==> flow/design.v <==
`timescale 1ns / 1ps
module mux_2x1_rtl(in_0, in_1, select, out);
	input	select;
	input in_0; 
	input in_1;
	output out;
	assign out = (in_0 && ~select) || (in_1 && select);
endmodule
`timescale 1ns / 1ps
module mux_4x1_behavioral(in_0, in_1, in_2, in_3, select, out);
	input in_0;
	input in_1;
	input in_2;
	input in_3;
	input [1:0] select;
	output out;
	reg out;
	always@(select, in_0, in_1, in_2, in_3)
	begin
		case(select)
			2'b00: out = in_0;
			2'b01: out = in_1;
			2'b10: out = in_2;
			2'b11: out = in_3;
		endcase
	end
endmodule
`timescale 1ns / 1ps
module bfa_gl(in_0, in_1, carry_in, result, carry_out);
	input in_0, in_1, carry_in;
	output result, carry_out;
	wire w_xor, w_and_0, w_and_1;
	xor X0(w_xor, in_0, in_1);
	xor X1(result, w_xor, carry_in);
	and A0(w_and_0, w_xor, carry_in);
	and A1(w_and_1, in_0, in_1);
	or O1(carry_out, w_and_0, w_and_1);
endmodule
`timescale 1ns / 1ps
module alu_bitslice(in_a, in_b, in_carry, in_control, out_carry, out_result);
	input in_a, in_b, in_carry;
	input [2:0] in_control;
	wire w_xor_b_c0, w_invert_a, w_and_a_b, w_or_a_b, w_sum, w_2x1;
	output out_result;
	output out_carry;
	xor (w_xor_b_c0, in_b, in_control[0]);
	or  (w_or_a_b, in_a, w_xor_b_c0);
	and (w_and_a_b, in_a, w_xor_b_c0);
	not (w_invert_a, in_a);
	bfa_gl bfa (in_a, w_xor_b_c0, in_carry, w_sum, out_carry);
	mux_2x1_rtl mux_2x1 (w_invert_a, w_xor_b_c0, in_control[0], w_2x1);
	mux_4x1_behavioral mux_4x1 (w_sum, w_or_a_b, w_and_a_b, w_2x1, in_control[2:1], out_result);
endmodule
`timescale 1ns / 1ps
module n_bit_alu(a_in, b_in, control_in, sum_out, carry_out, overflow_out, zero_out);
	parameter n = 8;
	input [7:0] a_in;
	input [7:0] b_in;
	input [2:0] control_in;
	output [7:0] sum_out; 
	output carry_out, overflow_out, zero_out;
	wire [8:0] carry;
	wire is_zero_out;
	and is_zero(is_zero_out, ~sum_out[0], ~sum_out[1], ~sum_out[2], ~sum_out[3], ~sum_out[4], ~sum_out[5], ~sum_out[6], ~sum_out[7]);
	genvar i;
	assign carry_out = carry[n];
	assign overflow_out = carry[n - 1] ^ carry[n];
	assign zero_out = is_zero_out;
	assign carry[0] = control_in[0];
	alu_bitslice adder(a_in[0], b_in[0], carry[0], control_in, carry[1], sum_out[0]); 
	generate 
		for (i = 1; i < n; i = i + 1)
			begin: aluBitGen
				alu_bitslice adder(a_in[i], b_in[i], carry[i], control_in, carry[i+1], sum_out[i]);
			end
	endgenerate
endmodule
`timescale 1ns / 1ps
module acc_cpu(
	input clk,
	input rst,
	output [7:0] imem_addr,
	input [15:0] imem_rdata,
	output reg dmem_req,
	output reg dmem_we,
	output reg [7:0] dmem_addr,
	output [7:0] dmem_wdata,
	input dmem_ack,
	input [7:0] dmem_rdata,
	input [7:0] in_data,
	input in_valid,
	output in_ready,
	output [7:0] out_data,
	output out_valid,
	input out_ready,
	output halted,
	output [7:0] acc,
	output flag_c,
	output flag_z,
	output flag_v
);
parameter S_F0 = 4'd0;    
parameter S_F1 = 4'd1;    
parameter S_DEC = 4'd2;   
parameter S_IND = 4'd3;   
parameter S_MEM = 4'd4;   
parameter S_EX = 4'd5;    
parameter S_ST = 4'd6;    
parameter S_MUL = 4'd7;   
parameter S_DIV = 4'd8;   
parameter S_DIVW = 4'd9;  
parameter S_IN = 4'd10;   
parameter S_OUT = 4'd11;  
parameter S_NX = 4'd12;   
parameter S_HLT = 4'd13;  
reg [3:0] state;
reg [7:0] pc, npc;
reg [15:0] ir;
reg [7:0] ACC;
reg C, Z, V;
reg [7:0] mdata;
reg [7:0] JSRaddrReg;
reg [7:0] InteruptAdrReg;
reg [3:0] HVPIReg;
reg [7:0] MULreg, MULreg2;
reg [7:0] DIVreg;
reg ev_ov, ev_bi, ev_ba;
wire [4:0] op = ir[15:11];
wire [2:0] mode = ir[10:8];
wire [7:0] imm = ir[7:0];
wire is_alu = (op[4:3] == 2'b00);
wire is_ld = (op == 5'b01000);
wire is_st = (op == 5'b01001);
wire is_shl = (op == 5'b01010);
wire is_shr = (op == 5'b01011);
wire is_in = (op == 5'b01100);
wire is_out = (op == 5'b01101);
wire is_hlt = (op == 5'b01110);
wire is_hv = (op == 5'b01111);
wire is_mul = (op == 5'b11000);
wire is_div = (op == 5'b11001);
wire is_br = (op == 5'b11010);
wire is_bz = (op == 5'b11011);
wire is_jsr = (op == 5'b11100);
wire is_rts = (op == 5'b11101);
wire is_rti = (op == 5'b11110);
wire is_bad = (op[4:3] == 2'b10) || (op == 5'b11111);
wire bad_mode = (is_alu || is_ld) && (mode > 3'd2);
reg [7:0] alu_b;
reg [2:0] alu_ctl;
wire [7:0] alu_out;
wire alu_c, alu_v, alu_z;
n_bit_alu ALU(ACC, alu_b, alu_ctl, alu_out, alu_c, alu_v, alu_z);
always @(*) begin
	alu_b = (mode == 3'd0) ? imm : mdata;
	alu_ctl = op[2:0];
	if (state == S_MUL) begin
		alu_b = MULreg2;
		alu_ctl = 3'b000;
	end else if (state == S_DIV) begin
		alu_b = imm;
		alu_ctl = 3'b001;
	end
end
wire ovf_en = (HVPIReg == 4'b0000) || HVPIReg[0];
wire bi_en = (HVPIReg == 4'b0000) || HVPIReg[1];
wire ba_en = (HVPIReg == 4'b0000) || HVPIReg[2];
assign imem_addr = pc;
assign dmem_wdata = ACC;
assign in_ready = (state == S_IN);
assign out_valid = (state == S_OUT);
assign out_data = ACC;
assign halted = (state == S_HLT);
assign acc = ACC;
assign flag_c = C;
assign flag_z = Z;
assign flag_v = V;
always @(posedge clk) begin
	if (rst) begin
		state <= S_F0;
		pc <= 8'd0;
		npc <= 8'd0;
		ir <= 16'd0;
		ACC <= 8'd0;
		C <= 1'b0;
		Z <= 1'b0;
		V <= 1'b0;
		mdata <= 8'd0;
		JSRaddrReg <= 8'd0;
		InteruptAdrReg <= 8'd0;
		HVPIReg <= 4'd0;
		MULreg <= 8'd0;
		MULreg2 <= 8'd0;
		DIVreg <= 8'd0;
		ev_ov <= 1'b0;
		ev_bi <= 1'b0;
		ev_ba <= 1'b0;
		dmem_req <= 1'b0;
		dmem_we <= 1'b0;
		dmem_addr <= 8'd0;
	end else begin
		case (state)
		S_F0: begin
			ev_ov <= 1'b0;
			ev_bi <= 1'b0;
			ev_ba <= 1'b0;
			state <= S_F1;
		end
		S_F1: begin
			ir <= imem_rdata;
			state <= S_DEC;
		end
		S_DEC: begin
			npc <= pc + 8'd1;
			if (bad_mode) begin
				ev_ba <= 1'b1;
				state <= S_NX;
			end else if (is_bad) begin
				ev_bi <= 1'b1;
				state <= S_NX;
			end else if ((is_alu || is_ld) && mode == 3'd1) begin
				dmem_req <= 1'b1;
				dmem_we <= 1'b0;
				dmem_addr <= imm;
				state <= S_MEM;
			end else if ((is_alu || is_ld) && mode == 3'd2) begin
				dmem_req <= 1'b1;
				dmem_we <= 1'b0;
				dmem_addr <= imm;
				state <= S_IND;
			end else if (is_alu || is_ld) begin
				state <= S_EX;
			end else if (is_st) begin
				dmem_req <= 1'b1;
				dmem_we <= 1'b1;
				dmem_addr <= imm;
				state <= S_ST;
			end else if (is_mul) begin
				MULreg <= imm;
				MULreg2 <= ACC;
				state <= S_MUL;
			end else if (is_div) begin
				if (imm == 8'd0) begin
					ACC <= 8'hff;
					state <= S_NX;
				end else begin
					DIVreg <= 8'd0;
					state <= S_DIV;
				end
			end else if (is_in) begin
				state <= S_IN;
			end else if (is_out) begin
				state <= S_OUT;
			end else if (is_hlt) begin
				state <= S_HLT;
			end else begin
				if (is_shl) ACC <= {ACC[6:0], 1'b0};
				if (is_shr) ACC <= {1'b0, ACC[7:1]};
				if (is_hv) HVPIReg <= imm[3:0];
				if (is_br || (is_bz && Z)) npc <= imm;
				if (is_jsr) begin
					JSRaddrReg <= pc + 8'd1;
					npc <= imm;
				end
				if (is_rts) npc <= JSRaddrReg;
				if (is_rti) npc <= InteruptAdrReg;
				state <= S_NX;
			end
		end
		S_IND: begin
			if (dmem_ack) begin
				dmem_req <= 1'b0;
				dmem_addr <= dmem_rdata;
				state <= S_MEM;
			end else if (!dmem_req) begin
				dmem_req <= 1'b1;
			end
		end
		S_MEM: begin
			if (dmem_ack) begin
				dmem_req <= 1'b0;
				mdata <= dmem_rdata;
				state <= S_EX;
			end else begin
				dmem_req <= 1'b1;
			end
		end
		S_EX: begin
			if (is_ld) begin
				ACC <= (mode == 3'd0) ? imm : mdata;
			end else begin
				ACC <= alu_out;
				C <= alu_c;
				Z <= alu_z;
				V <= alu_v;
				ev_ov <= alu_v;
			end
			state <= S_NX;
		end
		S_ST: begin
			if (dmem_ack) begin
				dmem_req <= 1'b0;
				dmem_we <= 1'b0;
				state <= S_NX;
			end
		end
		S_MUL: begin
			ACC <= alu_out;
			MULreg <= MULreg - 8'd1;
			if (MULreg == 8'd2) state <= S_NX;
		end
		S_DIV: begin
			if (alu_c) begin
				ACC <= alu_out;
				DIVreg <= DIVreg + 8'd1;
			end else begin
				state <= S_DIVW;
			end
		end
		S_DIVW: begin
			ACC <= DIVreg;
			state <= S_NX;
		end
		S_IN: begin
			if (in_valid) begin
				ACC <= in_data;
				state <= S_NX;
			end
		end
		S_OUT: begin
			if (out_ready) state <= S_NX;
		end
		S_NX: begin
			if (ev_ov && ovf_en) begin
				InteruptAdrReg <= npc;
				pc <= 8'd100;
			end else if (ev_bi && bi_en) begin
				InteruptAdrReg <= npc;
				pc <= 8'd110;
			end else if (ev_ba && ba_en) begin
				InteruptAdrReg <= npc;
				pc <= 8'd120;
			end else begin
				pc <= npc;
			end
			state <= S_F0;
		end
		S_HLT: begin
		end
		default: state <= S_F0;
		endcase
	end
end
endmodule
---- From RTL to reports: acc_cpu ----
Tool output for the design above, in the order of the flow.
Lines are those of the file above, counted from 1.
Operators: Yosys type, input widths -> output width; for muxes data width and select width s.
Library cell names are shortened.
The mark - stands for no value.
set-up
  design top .............................. acc_cpu
  clock port .............................. clk
  library ................................. sky130hd
  corner .................................. tt_025C_1v80

---- After elaboration ----
Yosys after proc, flatten, opt, wreduce and memory -nomap, before mapping. Memory bits, and registers merged into a memory's read port (data or address), are not among the register bits. Print and check cells are not counted. Equal cells are merged and count once.
cells by class
  $add $sub $neg .......................... 3
  $mul .................................... 0
  divide/modulo/power cells ............... 0
  order comparisons ....................... 1
  equal/unequal tests ..................... 64
  shifts and indexed selects .............. 0
  muxes and demuxes ....................... 120
  bitwise operators ....................... 94
  reductions and logical operators ........ 70
operators by type and width
  kind                 number
  $mux 8               65
  $mux 4               14
  $pmux 4 s12          1
  $pmux 8 s6           1
  $pmux 8 s2           3
  $ne 2x2->1 const B   20
  $eq 5x4->1 const B   8
  $eq 5x5->1 const B   8
  $pmux 1 s4           8
  $not 1->1            30
  $reduce_and 13->1    2
  $xor 1x1->1          25
  $eq 4x4->1 const B   6
  $reduce_and 8->1     3
  $and 1x1->1          23
  $logic_and 1x1->1    23
  $reduce_and 6->1     3
  $mux 3               6
  $mux 1               17
  $or 1x1->1           16
  $eq 4x3->1 const B   4
  $add 8x1->8 const B  2
  $reduce_and 15->1    1
  $logic_or 1x1->1     14
  $reduce_bool 2->1    6
  $ne 3x3->1 const B   4
  $ne 4x4->1 const B   3
  $reduce_and 11->1    1
Other operator kinds: 22; their cells: 35.
word-level totals
  register bits after elaboration ......... 112
  bits in latches ......................... 0
  RAM bits ................................ 0
  bits in read-only memories .............. 0
  word width x clocked read ports ......... 0
  memory cells ............................ 0
  output and inout bits ................... 48
  word-level cells ........................ 373

---- Depth ----
Longest topological path by Yosys (ltp), each cell counted once; first at word level (registers and memories cut), then after technology mapping (sequential cells cut; the memories' decode and read muxes count).
depth
  depth in word-level cells ............... 25
  ABC_AREA ................................ 1
  gate-level depth with buffers ........... 27

---- Mapped cells and area ----
The flow's flattened synthesis, as Yosys stat reports it; memories are mapped. The netlist is that of the ABC_AREA named above (0 if unset); the other value can give another one.
synthesis totals
  standard cells after synthesis .......... 1050
  synthesis area .......................... 7156.9 µm²
  flip-flop cells ......................... 122
cell types
  cell type  number  total area (µm²)
  dfxtp_1    122     2.44E+03
  nand2_1    189     709.43
  a21oi_1    114     570.547
  o21ai_0    114     570.547
  inv_1      129     484.214
  nor2_1     80      300.288
  nand3_1    58      290.278
  ha_1       20      250.24
  buf_4      26      195.187
  fa_1       7       140.134
  nand4_1    16      100.096
  clkbuf_1   23      86.333
  o211ai_1   11      82.579
  xor2_1     9       78.826
  a31oi_1    11      68.816
  o21ai_1    12      60.058
  inv_2      15      56.304
  nor3_1     11      55.053
Not listed: further types 32, cells in them 83.

---- Worst setup path after synthesis ----
OpenSTA on the mapped netlist: ideal clock, no wires. The path of least setup slack (recovery checks aside). Input and output delay are each 20% of the period. Register names are those of the netlist, which keeps one name where synthesis merged equal registers.
timing after synthesis
  path kind ............................... reg2reg
  from .................................... reg ir[9]
  to ...................................... reg ACC[4]
  period .................................. 7.0 ns
  time at the first pin ................... 0.000 ns
  data arrival time ....................... 4.966 ns
  required time ........................... 6.884 ns
  setup slack ............................. 1.918 ns
  path delay .............................. 5.082 ns
  stages on the path ...................... 25
  buffers on the path ..................... 1
  synthesis period reached ................ 5.082 ns
"path delay" = arrival - input delay + setup time.
"stages on the path": output pins that drive a net of the path, with the launching flip-flop's if there is one; two outputs of one cell count as two.
"synthesis period reached" is the clock period less the worst setup slack; recovery checks do not enter. This is arithmetic on one report: input and output delays are still those of the set period (20% each).
The rows between start and end are the longest chain of elaborated cells between them; the timing report does not say that the signal goes this way. Where chains are equally long, one stands for them.
A line is the first line of the expression or statement that the cell stems from. Yosys adds cells for indexed reads and writes and turns some case tables into memories.
At most two assigning lines are given for a register; there are more.
between the ends, after synthesis
  cell sequence ........................... dfxtp_1 > nor2_4 > nand2_1 > o21ai_1 > nand2_1 > a22oi_1 > nand2_1 > o21ai_0 > inv_1 > fa_1 > fa_1 > fa_1 > fa_1 > fa_1 > fa_1 > inv_1 > fa_1 > nand2_1 > o211ai_1 > inv_1 > nand2_1 > nor2_1 > buf_2 > o211ai_1 > inv_1
  cells in the longest elaborated chain ... 24
  elaborated cells between the ends (all ways) .. 67
  classes of those cells .................. 1 x compare; 6 x eq/ne; 11 x mux; 42 x logic; 7 x reduce/logical
ends and longest elaborated chain, after synthesis
  what               line  text
  from (decl)        118   reg [15:0] ir;
  from (assign)      183   ir <= 16'd0;
  from (assign)      210   ir <= imem_rdata;
  $logic_not 3->1    155   alu_b = (mode == 3'd0) ? imm : mdata;
  $mux 8             155
  $mux 8             160   end else if (state == S_DIV) begin
  $mux 8             157   if (state == S_MUL) begin
  $xor 1x1->1        46    xor (w_xor_b_c0, in_b, in_control[0]);
  $xor 1x1->1        33    xor X0(w_xor, in_0, in_1);
  $and 1x1->1        35    and A0(w_and_0, w_xor, carry_in);
  [... 10 more ...]  -
  $or 1x1->1         37    or O1(carry_out, w_and_0, w_and_1);
  $and 1x1->1        35
  $or 1x1->1         37
  $and 1x1->1        35
  $or 1x1->1         37
  $mux 8             313   if (alu_c) begin
  $pmux 8 s6         202   case (state)
  to (assign)        257   if (is_shl) ACC <= {ACC[6:0], 1'b0};
  to (assign)        258   if (is_shr) ACC <= {1'b0, ACC[7:1]};
  to (decl)          119   reg [7:0] ACC;

---- Timing after layout ----
Path of least setup slack in the final report of run A (OpenROAD, finished layout, wires in). Where an end is a register, its clock arrival counts in the times.
timing post-layout
  path kind ............................... reg2reg
  from .................................... reg ir[10]
  to ...................................... reg DIVreg[3]
  period .................................. 7.0 ns
  time at the first pin ................... 0.55 ns
  data arrival time ....................... 6.57 ns
  required time ........................... 7.46 ns
  setup slack ............................. 0.89 ns
  stages on the path ...................... 23
  buffers on the path ..................... 0
The rows between start and end are the longest chain of elaborated cells between them; the timing report does not say that the signal goes this way. Where chains are equally long, one stands for them.
At most two assigning lines are given for a register; there are more.
between the ends, post-layout
  cell sequence ........................... dfxtp_1 > nor2_4 > nand2_1 > o21ai_1 > nand2_1 > a22oi_1 > nand2_1 > o21ai_0 > inv_1 > fa_1 > fa_1 > fa_1 > fa_1 > fa_1 > fa_1 > inv_1 > fa_1 > a21oi_1 > nand3_4 > o21ai_1 > inv_1 > o21ai_0 > a21oi_1
  cells in the longest elaborated chain ... 24
  elaborated cells between the ends (all ways) .. 61
  classes of those cells .................. 1 x compare; 6 x eq/ne; 9 x mux; 40 x logic; 5 x reduce/logical
ends and longest elaborated chain, post-layout
  what               line  text
  from (decl)        118   reg [15:0] ir;
  from (assign)      183   ir <= 16'd0;
  from (assign)      210   ir <= imem_rdata;
  $logic_not 3->1    155   alu_b = (mode == 3'd0) ? imm : mdata;
  $mux 8             155
  $mux 8             160   end else if (state == S_DIV) begin
  $mux 8             157   if (state == S_MUL) begin
  $xor 1x1->1        46    xor (w_xor_b_c0, in_b, in_control[0]);
  $xor 1x1->1        33    xor X0(w_xor, in_0, in_1);
  $and 1x1->1        35    and A0(w_and_0, w_xor, carry_in);
  [... 10 more ...]  -
  $or 1x1->1         37    or O1(carry_out, w_and_0, w_and_1);
  $and 1x1->1        35
  $or 1x1->1         37
  $and 1x1->1        35
  $or 1x1->1         37
  $mux 8             313   if (alu_c) begin
  $pmux 8 s2         202   case (state)
  to (assign)        194   DIVreg <= 8'd0;
  to (assign)        315   DIVreg <= DIVreg + 8'd1;
  to (decl)          126   reg [7:0] DIVreg;

--- measured runs ---
Measured results for acc_cpu: 2 stored runs of the Yosys and OpenROAD flow on sky130hd. The settings differ; the order carries no meaning. The constraints put input and output delay at 20% of the set period each and load the outputs with 0.01 pF.
"achieved clock period (ns)" means the clock period less the worst setup slack. The figure is calculated, with input and output delays left at 20% of the set period.
"worst setup path time (ns)" means the part of the period allowed to the worst setup path (the constraints hold back 20% at inputs and 20% at outputs) less its slack; where the path has registers, the arrival times of their clocks count too.
"finish__power__total" is the tool's figure for a default switching activity; nothing was simulated.

Flow files of run A
==> flow/run.sh <==
#!/bin/bash
# the make line also repeats the synthesis and layout settings of config.mk as NAME=value (left out here)
make -C /OpenROAD-flow-scripts/flow DESIGN_CONFIG=/design/flow/config.mk WORK_HOME=/design/flow/orfs CLKGATE_MAP_FILE= finish
==> flow/config.mk <==
export PLATFORM = sky130hd
export DESIGN_NAME = acc_cpu
export DESIGN_NICKNAME = acc_cpu
export VERILOG_FILES = /design/flow/design.v
export SDC_FILE = /design/flow/constraint.sdc
export NUM_CORES = 4
export LEC_CHECK = 0
export ABC_AREA = 1
export CAP_MARGIN = 20
export CORE_MARGIN = 2
export CORE_UTILIZATION = 70
export GPL_TIMING_DRIVEN = 0
export PLACE_DENSITY = 0.36
export SLEW_MARGIN = 20
export TNS_END_PERCENT = 65
==> flow/constraint.sdc <==
create_clock -name core_clock -period 7.0 [get_ports {clk}]
set_input_delay 1.4000 -clock core_clock [delete_from_list [all_inputs] [get_ports {clk}]]
set_output_delay 1.4000 -clock core_clock [all_outputs]
set_load 0.01 [all_outputs]

report of run A
yosys chip area after synthesis (um^2): 7156.9
finish__design__die__area: 11049.2
finish__design__instance__area__stdcell: 8769.7
finish__timing__setup__ws: 0.889
finish__timing__setup__tns: 0.000
finish__timing__hold__ws: 0.458
finish__power__total: 2.051e-03
achieved clock period (ns): 6.111
worst setup path time (ns): 6.11
worst setup path kind: reg2reg

Flow files of run B
==> flow/run.sh <==
#!/bin/bash
# the make line also repeats the synthesis and layout settings of config.mk as NAME=value (left out here)
make -C /OpenROAD-flow-scripts/flow DESIGN_CONFIG=/design/flow/config.mk WORK_HOME=/design/flow/orfs CLKGATE_MAP_FILE= finish
==> flow/config.mk <==
export PLATFORM = sky130hd
export DESIGN_NAME = acc_cpu
export DESIGN_NICKNAME = acc_cpu
export VERILOG_FILES = /design/flow/design.v
export SDC_FILE = /design/flow/constraint.sdc
export NUM_CORES = 4
export LEC_CHECK = 0
export CAP_MARGIN = 0
export CELL_PAD_IN_SITES_GLOBAL_PLACEMENT = 0
export CORE_MARGIN = 3
export CORE_UTILIZATION = 65
export CTS_CLUSTER_DIAMETER = 376
export GPL_ROUTABILITY_DRIVEN = 1
export MIN_ROUTING_LAYER = met1
export SLEW_MARGIN = 0
export TNS_END_PERCENT = 75
==> flow/constraint.sdc <==
create_clock -name core_clock -period 7.63 [get_ports {clk}]
set_input_delay 1.5260 -clock core_clock [delete_from_list [all_inputs] [get_ports {clk}]]
set_output_delay 1.5260 -clock core_clock [all_outputs]
set_load 0.01 [all_outputs]

report of run B
yosys chip area after synthesis (um^2): 7430.9
finish__design__die__area: 12750.9
finish__design__instance__area__stdcell: 8637.0
finish__timing__setup__ws: 1.468
finish__timing__setup__tns: 0.000
finish__timing__hold__ws: 0.486
finish__power__total: 1.718e-03
achieved clock period (ns): 6.162
worst setup path time (ns): 6.16
worst setup path kind: reg2reg
--- end ---
